==> flow/design.v <==
module FDIVIDER(
    input  logic ACLK,
    input  logic RESTN,
    output logic SCLK,
    output logic TICK    
);
logic [3:0]count;
assign TICK = (count == 4'd4) && !SCLK;
always_ff@(posedge ACLK)begin
    if(!RESTN)begin
        count <= 0;
        SCLK <= 0;
    end else begin
        if(count == 4'd4)begin
            count <= 0;
            SCLK <= ~SCLK;
        end else begin
            count <= count +1;
        end
    end
end
endmodule
module FIFO_MANAGER(
    input logic Tx_full,
    input logic SS_full,
    input logic Tx_empty,
    input logic SS_empty,
    output logic FREADY_full,
    output logic FREADY_empty
);
always_comb begin : Full_empty_block
    if(Tx_full | SS_full)begin
        FREADY_full = 0;
    end else begin
        FREADY_full = 1;
    end
    if(Tx_empty | SS_empty) begin
        FREADY_empty = 0;
    end else begin
        FREADY_empty = 1;
    end
end
endmodule
module Async_Tx_FIFO #(
    parameter DATA_WIDTH = 32,
    parameter ADDR_WIDTH = 4  
)(
    input  logic [DATA_WIDTH-1:0] data_in,
    input  logic wr_en,
    input  logic rd_en,
    input  logic ACLK,    
    input  logic SCLK,    
    input  logic rst_n,
    output logic [DATA_WIDTH-1:0] data_out,
    output logic empty,
    output logic full
);
    logic [DATA_WIDTH-1:0] mem [0:(1<<ADDR_WIDTH)-1];
    logic [ADDR_WIDTH:0] wr_ptr_bin, rd_ptr_bin;
    logic [ADDR_WIDTH:0] wr_ptr_gry, rd_ptr_gry;
    logic [ADDR_WIDTH:0] wr_ptr_sync1, wr_ptr_sync2;
    logic [ADDR_WIDTH:0] rd_ptr_sync1, rd_ptr_sync2;
    always_ff @(posedge ACLK) begin
        if (!rst_n) begin
            wr_ptr_bin <= 0;
            wr_ptr_gry <= 0;
        end else if (wr_en && !full) begin
            wr_ptr_bin <= wr_ptr_bin + 1;
            wr_ptr_gry <= ((wr_ptr_bin + 1) >> 1) ^ (wr_ptr_bin + 1);
        end
    end
    always_ff @(posedge ACLK) begin
        if (rst_n && wr_en && !full)
            mem[wr_ptr_bin[ADDR_WIDTH-1:0]] <= data_in;
    end
    always_ff @(posedge ACLK) begin
        if (!rst_n) begin
            rd_ptr_bin <= 0;
            rd_ptr_gry <= 0;
            data_out   <= 0;
        end else if (SCLK && rd_en && !empty) begin
            rd_ptr_bin <= rd_ptr_bin + 1;
            rd_ptr_gry <= ((rd_ptr_bin + 1) >> 1) ^ (rd_ptr_bin + 1);
            data_out   <= mem[rd_ptr_bin[ADDR_WIDTH-1:0]];
        end
    end
    always_ff @(posedge ACLK) begin
        if (!rst_n) begin
            wr_ptr_sync1 <= 0;
            wr_ptr_sync2 <= 0;
        end else if (SCLK) begin
            wr_ptr_sync1 <= wr_ptr_gry;
            wr_ptr_sync2 <= wr_ptr_sync1;
        end
    end
    always_ff @(posedge ACLK) begin
        if (!rst_n) begin
            rd_ptr_sync1 <= 0;
            rd_ptr_sync2 <= 0;
        end else begin
            rd_ptr_sync1 <= rd_ptr_gry;
            rd_ptr_sync2 <= rd_ptr_sync1;
        end
    end
    assign empty = (wr_ptr_sync2 == rd_ptr_gry);
    assign full  = (wr_ptr_gry == {~rd_ptr_sync2[ADDR_WIDTH:ADDR_WIDTH-1], rd_ptr_sync2[ADDR_WIDTH-2:0]});
endmodule
module Async_SS_FIFO #(
    parameter DATA_WIDTH = 32,
    parameter ADDR_WIDTH = 4  
)(
    input  logic [DATA_WIDTH-1:0] data_in,
    input  logic wr_en,
    input  logic rd_en,
    input  logic ACLK,    
    input  logic SCLK,    
    input  logic rst_n,
    output logic [DATA_WIDTH-1:0] data_out,
    output logic empty,
    output logic full
);
    logic [DATA_WIDTH-1:0] mem [0:(1<<ADDR_WIDTH)-1];
    logic [ADDR_WIDTH:0] wr_ptr_bin, rd_ptr_bin;
    logic [ADDR_WIDTH:0] wr_ptr_gry, rd_ptr_gry;
    logic [ADDR_WIDTH:0] wr_ptr_sync1, wr_ptr_sync2;
    logic [ADDR_WIDTH:0] rd_ptr_sync1, rd_ptr_sync2;
    always_ff @(posedge ACLK) begin
        if (!rst_n) begin
            wr_ptr_bin <= 0;
            wr_ptr_gry <= 0;
        end else if (wr_en && !full) begin
            wr_ptr_bin <= wr_ptr_bin + 1;
            wr_ptr_gry <= ((wr_ptr_bin + 1) >> 1) ^ (wr_ptr_bin + 1);
        end
    end
    always_ff @(posedge ACLK) begin
        if (rst_n && wr_en && !full)
            mem[wr_ptr_bin[ADDR_WIDTH-1:0]] <= data_in;
    end
    always_ff @(posedge ACLK) begin
        if (!rst_n) begin
            rd_ptr_bin <= 0;
            rd_ptr_gry <= 0;
            data_out   <= 0;
        end else if (SCLK && rd_en && !empty) begin
            rd_ptr_bin <= rd_ptr_bin + 1;
            rd_ptr_gry <= ((rd_ptr_bin + 1) >> 1) ^ (rd_ptr_bin + 1);
            data_out   <= mem[rd_ptr_bin[ADDR_WIDTH-1:0]];
        end
    end
    always_ff @(posedge ACLK) begin
        if (!rst_n) begin
            wr_ptr_sync1 <= 0;
            wr_ptr_sync2 <= 0;
        end else if (SCLK) begin
            wr_ptr_sync1 <= wr_ptr_gry;
            wr_ptr_sync2 <= wr_ptr_sync1;
        end
    end
    always_ff @(posedge ACLK) begin
        if (!rst_n) begin
            rd_ptr_sync1 <= 0;
            rd_ptr_sync2 <= 0;
        end else begin
            rd_ptr_sync1 <= rd_ptr_gry;
            rd_ptr_sync2 <= rd_ptr_sync1;
        end
    end
    assign empty = (wr_ptr_sync2 == rd_ptr_gry);
    assign full  = (wr_ptr_gry == {~rd_ptr_sync2[ADDR_WIDTH:ADDR_WIDTH-1], rd_ptr_sync2[ADDR_WIDTH-2:0]});
endmodule
module AXI_SLAVE(
    input logic ACLK,
    input logic ARESETN,
    input logic [31:0]AWADDR,
    input logic AWVALID,
    output logic AWREADY,
    input logic [31:0]WDATA,
    input logic WVALID,
    output logic WREADY,
    output logic[1:0]BRESP,
    output logic BVALID,
    input logic BREADY,
    input logic FREADY_full,
    output logic wr_en,
    output logic[31:0]Tx_data_out,
    output logic[31:0]SS_data_out
);
 localparam logic [31:0] Tx_address = 32'h0;
 localparam logic [31:0] SS_address = 32'h2;
 typedef enum logic[1:0]{
    IDEAL,
    DECODE,
    EXECUTE
 } state_t;
typedef enum logic{
    START,
    OK
}phase_t;
logic ready;
logic [31:0]data_buffer_1;
logic [31:0]addr_buffr;
state_t state;
phase_t phase;
logic AWalrt;
logic Walrt;
always_ff@(posedge ACLK)begin : AXI_SLAVE
    if(!ARESETN)begin
        wr_en <= 0;
        state <= IDEAL;
        BRESP <= 2'b00;
        BVALID <= 0;
        Tx_data_out <= 0;
        SS_data_out <= 0;
    end else begin
        wr_en <= 0;
        case(state)
            IDEAL: begin
                BRESP <= 2'b00;
                if(ready) begin
                    state <= DECODE;
                end
            end
            DECODE:begin
                BRESP <= 2'b00;
                case(addr_buffr)
                    Tx_address: begin
                        Tx_data_out <= data_buffer_1;
                        BRESP <= 2'b00;
                    end
                    SS_address: begin
                        SS_data_out <= data_buffer_1;
                        BRESP <= 2'b00;
                    end
                    default: begin
                        BRESP <= 2'b10;
                    end
                endcase
                if(BVALID & BREADY) begin
                    BVALID <= 0;
                    state <= EXECUTE;
                end else begin
                    BVALID <= 1;
                end
            end
            EXECUTE:begin
                BVALID <= 0;
                wr_en <= (addr_buffr == Tx_address);  
                state <= IDEAL;
                BRESP <= 2'b00;
            end
            default: state <= IDEAL;
        endcase
    end
end
always_ff@(posedge ACLK)begin : handshake_block
    if(!ARESETN)begin
        phase <= START;
        ready <= 0;
        AWalrt <= 0;
        Walrt <= 0;
    end else begin
        case(phase)
            START:begin
                if(AWVALID & AWREADY) begin
                    AWalrt <= 1;  
                    addr_buffr <= AWADDR;
                 end
                if(WVALID & WREADY)begin
                    Walrt <= 1;     
                    data_buffer_1 <= WDATA;
                end
                if(AWalrt & Walrt) begin    
                ready <= 1; 
                phase <= OK;
                end
            end
            OK:begin
                ready <= 0;
                AWalrt <= 0;
                Walrt <= 0;
                if(BVALID & BREADY) begin  
                    phase <= START; 
                end
            end
        endcase
    end
end
always_comb begin : ready_block
    if(FREADY_full && (phase == START) && (state == IDEAL) && !wr_en)begin
        AWREADY = !AWalrt;
        WREADY = !Walrt;
    end else begin
        AWREADY = 0;
        WREADY = 0;
    end
end
endmodule
module DATA_BUFFER(
    input logic[31:0] din_1,
    input logic[31:0]din_2,
    input logic go,
    input logic ACLK,
    input logic SCLK,
    input logic ARESETN,
    input logic SRESP,
    output logic DREADY,
    output logic [33:0]dout
);
typedef enum logic[2:0]{
    IDEAL,
    WAIT_FIFO,
    FETCH,
    CONCATENATE,
    VALIDATE
} state_t;
logic [31:0] SS_buffer_1;
logic [1:0] SS_buffer_2;
state_t state;
always_ff@(posedge ACLK) begin : data_fetch_block
    if(!ARESETN)begin
        state <= IDEAL;
        DREADY <= 0;
    end else if(SCLK) begin
        case(state)
            IDEAL:begin
                DREADY <= 0;
                if(go) begin
                    state <= WAIT_FIFO;
                end
            end
            WAIT_FIFO: begin
                state <= FETCH;
            end
            FETCH:begin
                SS_buffer_1 <= din_1;
                SS_buffer_2 <= din_2[1:0];
                state <= CONCATENATE;
            end
            CONCATENATE:begin
                dout <= {SS_buffer_2,SS_buffer_1};
                state <= VALIDATE;
                DREADY <= 1;
            end
            VALIDATE:begin
                if(DREADY & SRESP)begin
                    state <= IDEAL;
                end
            end
            default: state <= IDEAL;
        endcase
    end
end
endmodule
module SPI_MASTER(
    input logic ACLK,
    input logic FSCLK,
    input logic FTICK,
    input logic ARESETN,
    input logic FREADY_empty,
    input logic DREADY,
    input logic [33:0] din,
    output logic go,
    output logic SRESP,
    output logic rd_en,
    output logic[1:0]SS,
    output logic MOSI,
    output logic SCLK,
    input logic MISO
);
typedef enum logic[2:0]{
    IDEAL,
    WAIT_FIFO,
    FETCH,
    START,
    DONE,
    VALIDATE
} state_t;
logic [5:0]count;
logic [31:0] data_buffer_3;
logic [1:0] data_buffer_4;
state_t state;
assign SCLK = (state == START && count != 6'd0) ? FSCLK : 0;
always_ff@(posedge ACLK) begin : main_FSM_block
    if(!ARESETN)begin
        state <= IDEAL;
        count <= 0;
        rd_en <= 0;
        go <= 0;
        SRESP <= 0;
        SS <= 0;
        MOSI <= 0;
    end else if(FTICK) begin
        case(state)
            IDEAL:begin
                go <= 0;
                if(FREADY_empty)begin
                    go <= 1;
                    rd_en <= 1;
                    state <= WAIT_FIFO;
                    count <= 0;
                end
            end
            WAIT_FIFO:begin
                rd_en <= 0;
                go <= 0;
                state <=FETCH;
            end
            FETCH:begin
                if(DREADY) begin
                    data_buffer_3 <= din[31:0];
                    data_buffer_4 <= din[33:32];
                    SS <= din[33:32];
                    state <= START;
                end
            end
            START:begin
                if(count == 6'd32) begin
                    state <= DONE;
                end else begin
                    if(DREADY) begin
                        MOSI <= data_buffer_3[31];
                        data_buffer_3 <= {data_buffer_3[30:0],1'b0};
                        count <= count +1;
                    end
                end
            end
            DONE: begin
                SRESP <= 1;
                state <= VALIDATE;
            end
            VALIDATE:begin
                SRESP <= 0;
                state <= IDEAL;
            end
            default: state <= IDEAL;
        endcase
    end
end
endmodule
module Module_Wrapper (
    input logic ACLK,
    input logic ARESETN,
    input  logic [31:0] AWADDR,
    input  logic AWVALID,
    output logic AWREADY,
    input  logic [31:0] WDATA,
    input  logic WVALID,
    output logic WREADY,
    output logic [1:0] BRESP,
    output logic BVALID,
    input  logic BREADY,
    output logic [1:0] SS,
    output logic MOSI,
    output logic SCLK,
    input  logic MISO
);
    logic sclk_int, sclk_tick;
    logic fready_full, fready_empty;
    logic wr_en, rd_en;
    logic [31:0] tx_data_bus, ss_data_bus;
    logic [31:0] fifo_tx_out, fifo_ss_out;
    logic [33:0] data_to_master;
    logic go, dready, sresp;
    logic tx_full, tx_empty, ss_full, ss_empty;
    FDIVIDER fdiv_inst (
        .ACLK(ACLK),
        .RESTN(ARESETN),
        .SCLK(sclk_int),
        .TICK(sclk_tick)
    );
    AXI_SLAVE axi_inst (
        .ACLK(ACLK),
        .ARESETN(ARESETN),
        .AWADDR(AWADDR), .AWVALID(AWVALID), .AWREADY(AWREADY),
        .WDATA(WDATA), .WVALID(WVALID), .WREADY(WREADY),
        .BRESP(BRESP), .BVALID(BVALID), .BREADY(BREADY),
        .FREADY_full(fready_full),
        .wr_en(wr_en),
        .Tx_data_out(tx_data_bus),
        .SS_data_out(ss_data_bus)
    );
    Async_Tx_FIFO tx_fifo_inst (
        .ACLK(ACLK),
        .SCLK(sclk_tick),
        .rst_n(ARESETN),
        .data_in(tx_data_bus),
        .wr_en(wr_en),
        .rd_en(rd_en),
        .data_out(fifo_tx_out),
        .full(tx_full),
        .empty(tx_empty)
    );
    Async_SS_FIFO ss_fifo_inst (
        .ACLK(ACLK),
        .SCLK(sclk_tick),
        .rst_n(ARESETN),
        .data_in(ss_data_bus),
        .wr_en(wr_en),
        .rd_en(rd_en),
        .data_out(fifo_ss_out),
        .full(ss_full),
        .empty(ss_empty)
    );
    FIFO_MANAGER fifo_mgmt_inst (
        .Tx_full(tx_full), .SS_full(ss_full),
        .Tx_empty(tx_empty), .SS_empty(ss_empty),
        .FREADY_full(fready_full), .FREADY_empty(fready_empty)
    );
    DATA_BUFFER dbuff_inst (
        .din_1(fifo_tx_out), .din_2(fifo_ss_out),
        .go(go), .ACLK(ACLK), .SCLK(sclk_tick), .ARESETN(ARESETN),
        .SRESP(sresp), .DREADY(dready),
        .dout(data_to_master)
    );
    SPI_MASTER master_inst (
        .ACLK(ACLK), .FSCLK(sclk_int), .FTICK(sclk_tick), .ARESETN(ARESETN),
        .FREADY_empty(fready_empty),
        .DREADY(dready), .din(data_to_master),
        .go(go), .SRESP(sresp), .rd_en(rd_en),
        .SS(SS), .MOSI(MOSI), .SCLK(SCLK), .MISO(MISO)
    );
endmodule
* Tool chain data of Module_Wrapper *
Tool output for the design above, in the order of the flow.
Lines are those of the file above, counted from 1.
Operators carry their Yosys type and port widths (W data, S select, Z words).
Cell names lack the library's common part.
A cell with -- has no value.

design
  design top = Module_Wrapper
  clock input = ACLK
  standard-cell library = sky130hd
  timing corner = tt_025C_1v80

* Elaborated design *
Source: Yosys, flattened and elaborated, memories not mapped. Widths are those after wreduce. Registers that Yosys merges into a memory's read port (data or address) are not register bits. Print and check cells do not count.
Yosys's memory passes give these memory sizes; they may raise the number of words (mostly to a power of two), join words into wider ones and drop unused or constant bits.

bit counts
  flip-flop bits (word level) = 342
  output and inout port bits = 9
  input bits = 70
  clocked read ports x word width = 64
  memories = 2
  word-level cells = 200
  RAM bits = 1024

memories
  name              words  bits a word  read ports  write ports  line  source
  ss_fifo_inst.mem  16     32           1           1            122   logic [DATA_WIDTH-1:0] mem [0:(1<<ADDR_WIDTH)-1];
  tx_fifo_inst.mem  16     32           1           1            58    logic [DATA_WIDTH-1:0] mem [0:(1<<ADDR_WIDTH)-1];

cells by class
  reduce/logical cells = 56
  mux-type cells = 46
  equality and inequality tests = 30
  bitwise operators = 17
  add/sub/neg operators = 6

operator list
  operator               count
  $mux W32               5
  $pmux W32 S2           1
  $eq A32 B2 Y1 const B  1
  $logic_not A32 Y1      1
  $pmux W3 S5            2
  $add A5 B1 Y6 const B  4
  $reduce_and A3 Y1      7
  $eq A5 B5 Y1           4
  $xor A5 B5 Y5          4
  $mux W6                3
  $pmux W1 S2            9
  $ne A2 B1 Y1 const B   8
  $mux W3                5
  $reduce_and A2 Y1      7
  $reduce_bool A2 Y1     7
  $logic_and A1 B1 Y1    13
  $mux W1                13
  $eq A3 B2 Y1 const B   4
  $pmux W6 S2            1
  $logic_not A1 Y1       10
  $eq A3 B3 Y1 const B   3
  $ne A2 B2 Y1 const B   4
  $reduce_and A4 Y1      2
  $pmux W2 S2            2
  $mux W4                2
  $reduce_or A2 Y1       3
  $eq A3 B1 Y1 const B   2
  $logic_not A3 Y1       2

Other operator kinds: 15; their cells: 26.

* Logic depth *
Longest topological path by Yosys (ltp), each cell counted once; first at word level (registers and memories cut), then after technology mapping (sequential cells cut; the memories' decode and read muxes count).

depth
  depth after elaboration = 11
  ABC_AREA = 0
  mapped depth = 10
  mapped depth without buffers = 7

* After synthesis *
Yosys stat after the flow's synthesis: flattened, memories mapped to cells. It holds for the ABC_AREA given above (unset counts as 0); a run with the other value may have another netlist.
Totals and module areas in this step are rounded.

cells by type
  cell      count  total area (um2)
  edfxtp_1  708    2.13E+04
  dfxtp_1   187    3743.59
  mux4_2    136    3.06E+03
  mux2i_1   94     940.902
  nand2_1   128    480.461
  nor2b_1   66     412.896
  mux2_2    31     349.085
  xnor2_1   38     332.819
  a21boi_0  39     292.781
  a22o_1    32     280.269
  a22oi_1   35     262.752
  o21ai_0   45     225.216
  and2_1    34     212.704
  clkbuf_1  56     210.202
  ha_1      14     175.168
  nand3_1   30     150.144
  buf_2     23     115.11
  nor2_1    28     105.101

Other cell types: 43; their cells: 189.

mapped netlist
  mapped flip-flops = 895
  buffers = 112
  area of sequential cells = 0.025 mm2
  mapped area = 0.03386 mm2
  cell count = 1913

By module: a second synthesis without flattening, with its own total; a netlist apart from the flattened one above.

unflattened totals
  cell total of the unflattened synthesis = 3087
  area (unflattened synthesis) = 0.05478 mm2

Rows give one instance, submodules left out.

by module
  module          cells  instances  area (mm2)  seq. area (mm2)
  Async_SS_FIFO   1218   1          0.02258     0.01682
  Async_Tx_FIFO   1218   1          0.02258     0.01682
  AXI_SLAVE       363    1          0.004852    0.003403
  DATA_BUFFER     92     1          0.0023      0.002162
  SPI_MASTER      170    1          0.002223    0.001321
  FDIVIDER        24     1          0.0002377   0.0001001
  FIFO_MANAGER    2      1          0.0000075   0
  Module_Wrapper  0      1          0           0

* Path before layout *
OpenSTA on the mapped netlist: ideal clock, no wires. The path of least setup slack (recovery checks aside). Input and output delay are each 20% of the period. Register names are those of the netlist, which keeps one name where synthesis merged equal registers.

path post-synthesis
  path type = input port to flip-flop
  from = in ARESETN
  to = mem tx_fifo_inst.mem[3][0]
  clock period = 7000 ps
  stages on the path = 4
  path buffers = 2
  setup time = 501 ps
  arrival = 5206 ps
  required time = 6499 ps
  launch time at the first pin = 1400 ps
  delay of the path = 4307 ps
  setup slack = 1293 ps
  external input delay = 1400 ps
  synthesis period reached = 5707 ps

"delay of the path" is the arrival time less input delay plus setup time.
"stages on the path" counts driving pins, that of a launching flip-flop among them; a cell with two outputs on the path counts twice.
"synthesis period reached" is the clock period less the worst setup slack; recovery checks do not enter. This is arithmetic on one report: input and output delays are still those of the set period (20% each).
Between the ends stands the longest chain of elaborated cells between them, by number of cells; it is not shown to be the way that was timed. Of several equally long chains one is given.
Each line given opens the expression or statement behind the cell; cells for indexed reads and writes are added by Yosys, which also makes memories of some case tables.
Only ways into the end's enable, where the timed path ends, are counted here.

on the way, post-synthesis
  cell sequence = clkbuf_1 clkbuf_1 nand2_1 nor4_1
  cells in the longest elaborated chain = 3
  elaborated cells on any way between the ends = 4
  those cells by class = mux (2); reduce/logical (2)

RTL lines, path post-synthesis
  element                           line  source
  start, declared                   443   input logic ARESETN,
  $logic_and A1 B1 Y1 (2 in a row)  73    if (rst_n && wr_en && !full)
  $mux W4                           73
  end, declared                     58    logic [DATA_WIDTH-1:0] mem [0:(1<<ADDR_WIDTH)-1];

* Path in the finished layout *
From the final timing report of flow run B: the path of least setup slack in the routed layout; clock arrival at registers is part of the times.
The report prints the path's times to 10 ps; the period is as set.

path after layout
  path type = flip-flop to output port
  from = reg ss_fifo_inst.wr_ptr_gry[0]
  to = out AWREADY
  arrival = 2860 ps
  setup slack = 2740 ps
  output delay = 1400 ps
  required time = 5600 ps
  clock period = 7000 ps
  path buffers = 1
  launch time at the first pin = 690 ps
  stages on the path = 7

Between the ends stands the longest chain of elaborated cells between them, by number of cells; it is not shown to be the way that was timed. Of several equally long chains one is given.

on the way, after layout
  cell sequence = dfxtp_1 xnor2_1 nand3_1 o211ai_1 o21bai_1 nor2_1 clkdlybuf4s50_1
  cells in the longest elaborated chain = 7
  elaborated cells on any way between the ends = 7
  RTL lines with such cells = 3
  those cells by class = eq/ne (1); mux (2); logic (1); reduce/logical (3)

RTL lines, path after layout
  element                           line  source
  start, declared                   124   logic [ADDR_WIDTH:0] wr_ptr_gry, rd_ptr_gry;
  start, assigned                   130   wr_ptr_gry <= 0;
  start, assigned                   133   wr_ptr_gry <= ((wr_ptr_bin + 1) >> 1) ^ (wr_ptr_bin + 1);
  $eq A5 B5 Y1                      170   assign full  = (wr_ptr_gry == {~rd_ptr_sync2[ADDR_WIDTH:ADDR_WIDTH-1], rd_ptr_sync2[ADDR_WIDTH-2:0]});
  $or A1 B1 Y1                      32    if(Tx_full | SS_full)begin
  $mux W1                           32
  $logic_and A1 B1 Y1 (3 in a row)  290   if(FREADY_full && (phase == START) && (state == IDEAL) && !wr_en)begin
  $mux W1                           290
  end, declared                     446   output logic AWREADY,

Add stored flow runs of Module_Wrapper

Flow measurements of Module_Wrapper on sky130hd: 2 stored runs with different settings, listed in no order. Input and output delays are each 20% of the period that was set; the output load is 0.01 pF.
"period reached" = clock period - worst setup slack. The figure is calculated, with input and output delays left at 20% of the set period.
"worst path time": the worst setup path's part of the clock period (all of it between registers, 20% less for each end at a port) less its slack. A launch clock that arrives late makes it longer, a capture clock that arrives late makes it shorter.
By "power consumption" is meant OpenSTA's value without simulated activity: inputs other than the clock are taken to toggle once in ten clock periods, and the tool carries that through the logic.
"worst path time" is given in steps of 10 ps.
Values from the reports are rounded here.
Settings: . = not set for that run.
A result given as . is not shown for that run.

setting or result                      flow run A  flow run B
ABC_AREA                               1           .
CAP_MARGIN                             30          20
CELL_PAD_IN_SITES_DETAIL_PLACEMENT     2           2
CELL_PAD_IN_SITES_GLOBAL_PLACEMENT     2           3
CORE_ASPECT_RATIO                      1.32        0.57
CORE_UTILIZATION                       54          48
CTS_CLUSTER_DIAMETER                   71          34
GPL_ROUTABILITY_DRIVEN                 0           0
PLACE_DENSITY                          0.79        .
SETUP_SLACK_MARGIN                     1.35        .
SLEW_MARGIN                            25          20
TNS_END_PERCENT                        70          95
period_ns                              6.78        7.0
CORE_MARGIN                            2           5
GPL_TIMING_DRIVEN                      .           1
MAX_ROUTING_LAYER                      .           met4
sum of negative setup slack (ps)       .           0
standard-cell area after layout (mm2)  .           0.03973
final utilization                      .           0.569
worst path time (ps)                   .           2860
kind of the worst setup path           .           flip-flop to output port
chip area in the Yosys report (mm2)    .           0.03386
period reached (ps)                    .           4260
worst setup slack after layout (ps)    .           2740
total die area (mm2)                   .           0.07616
power consumption (mW)                 .           12.02

Flow run A: unfinished; error DPL-0033 in clock tree synthesis
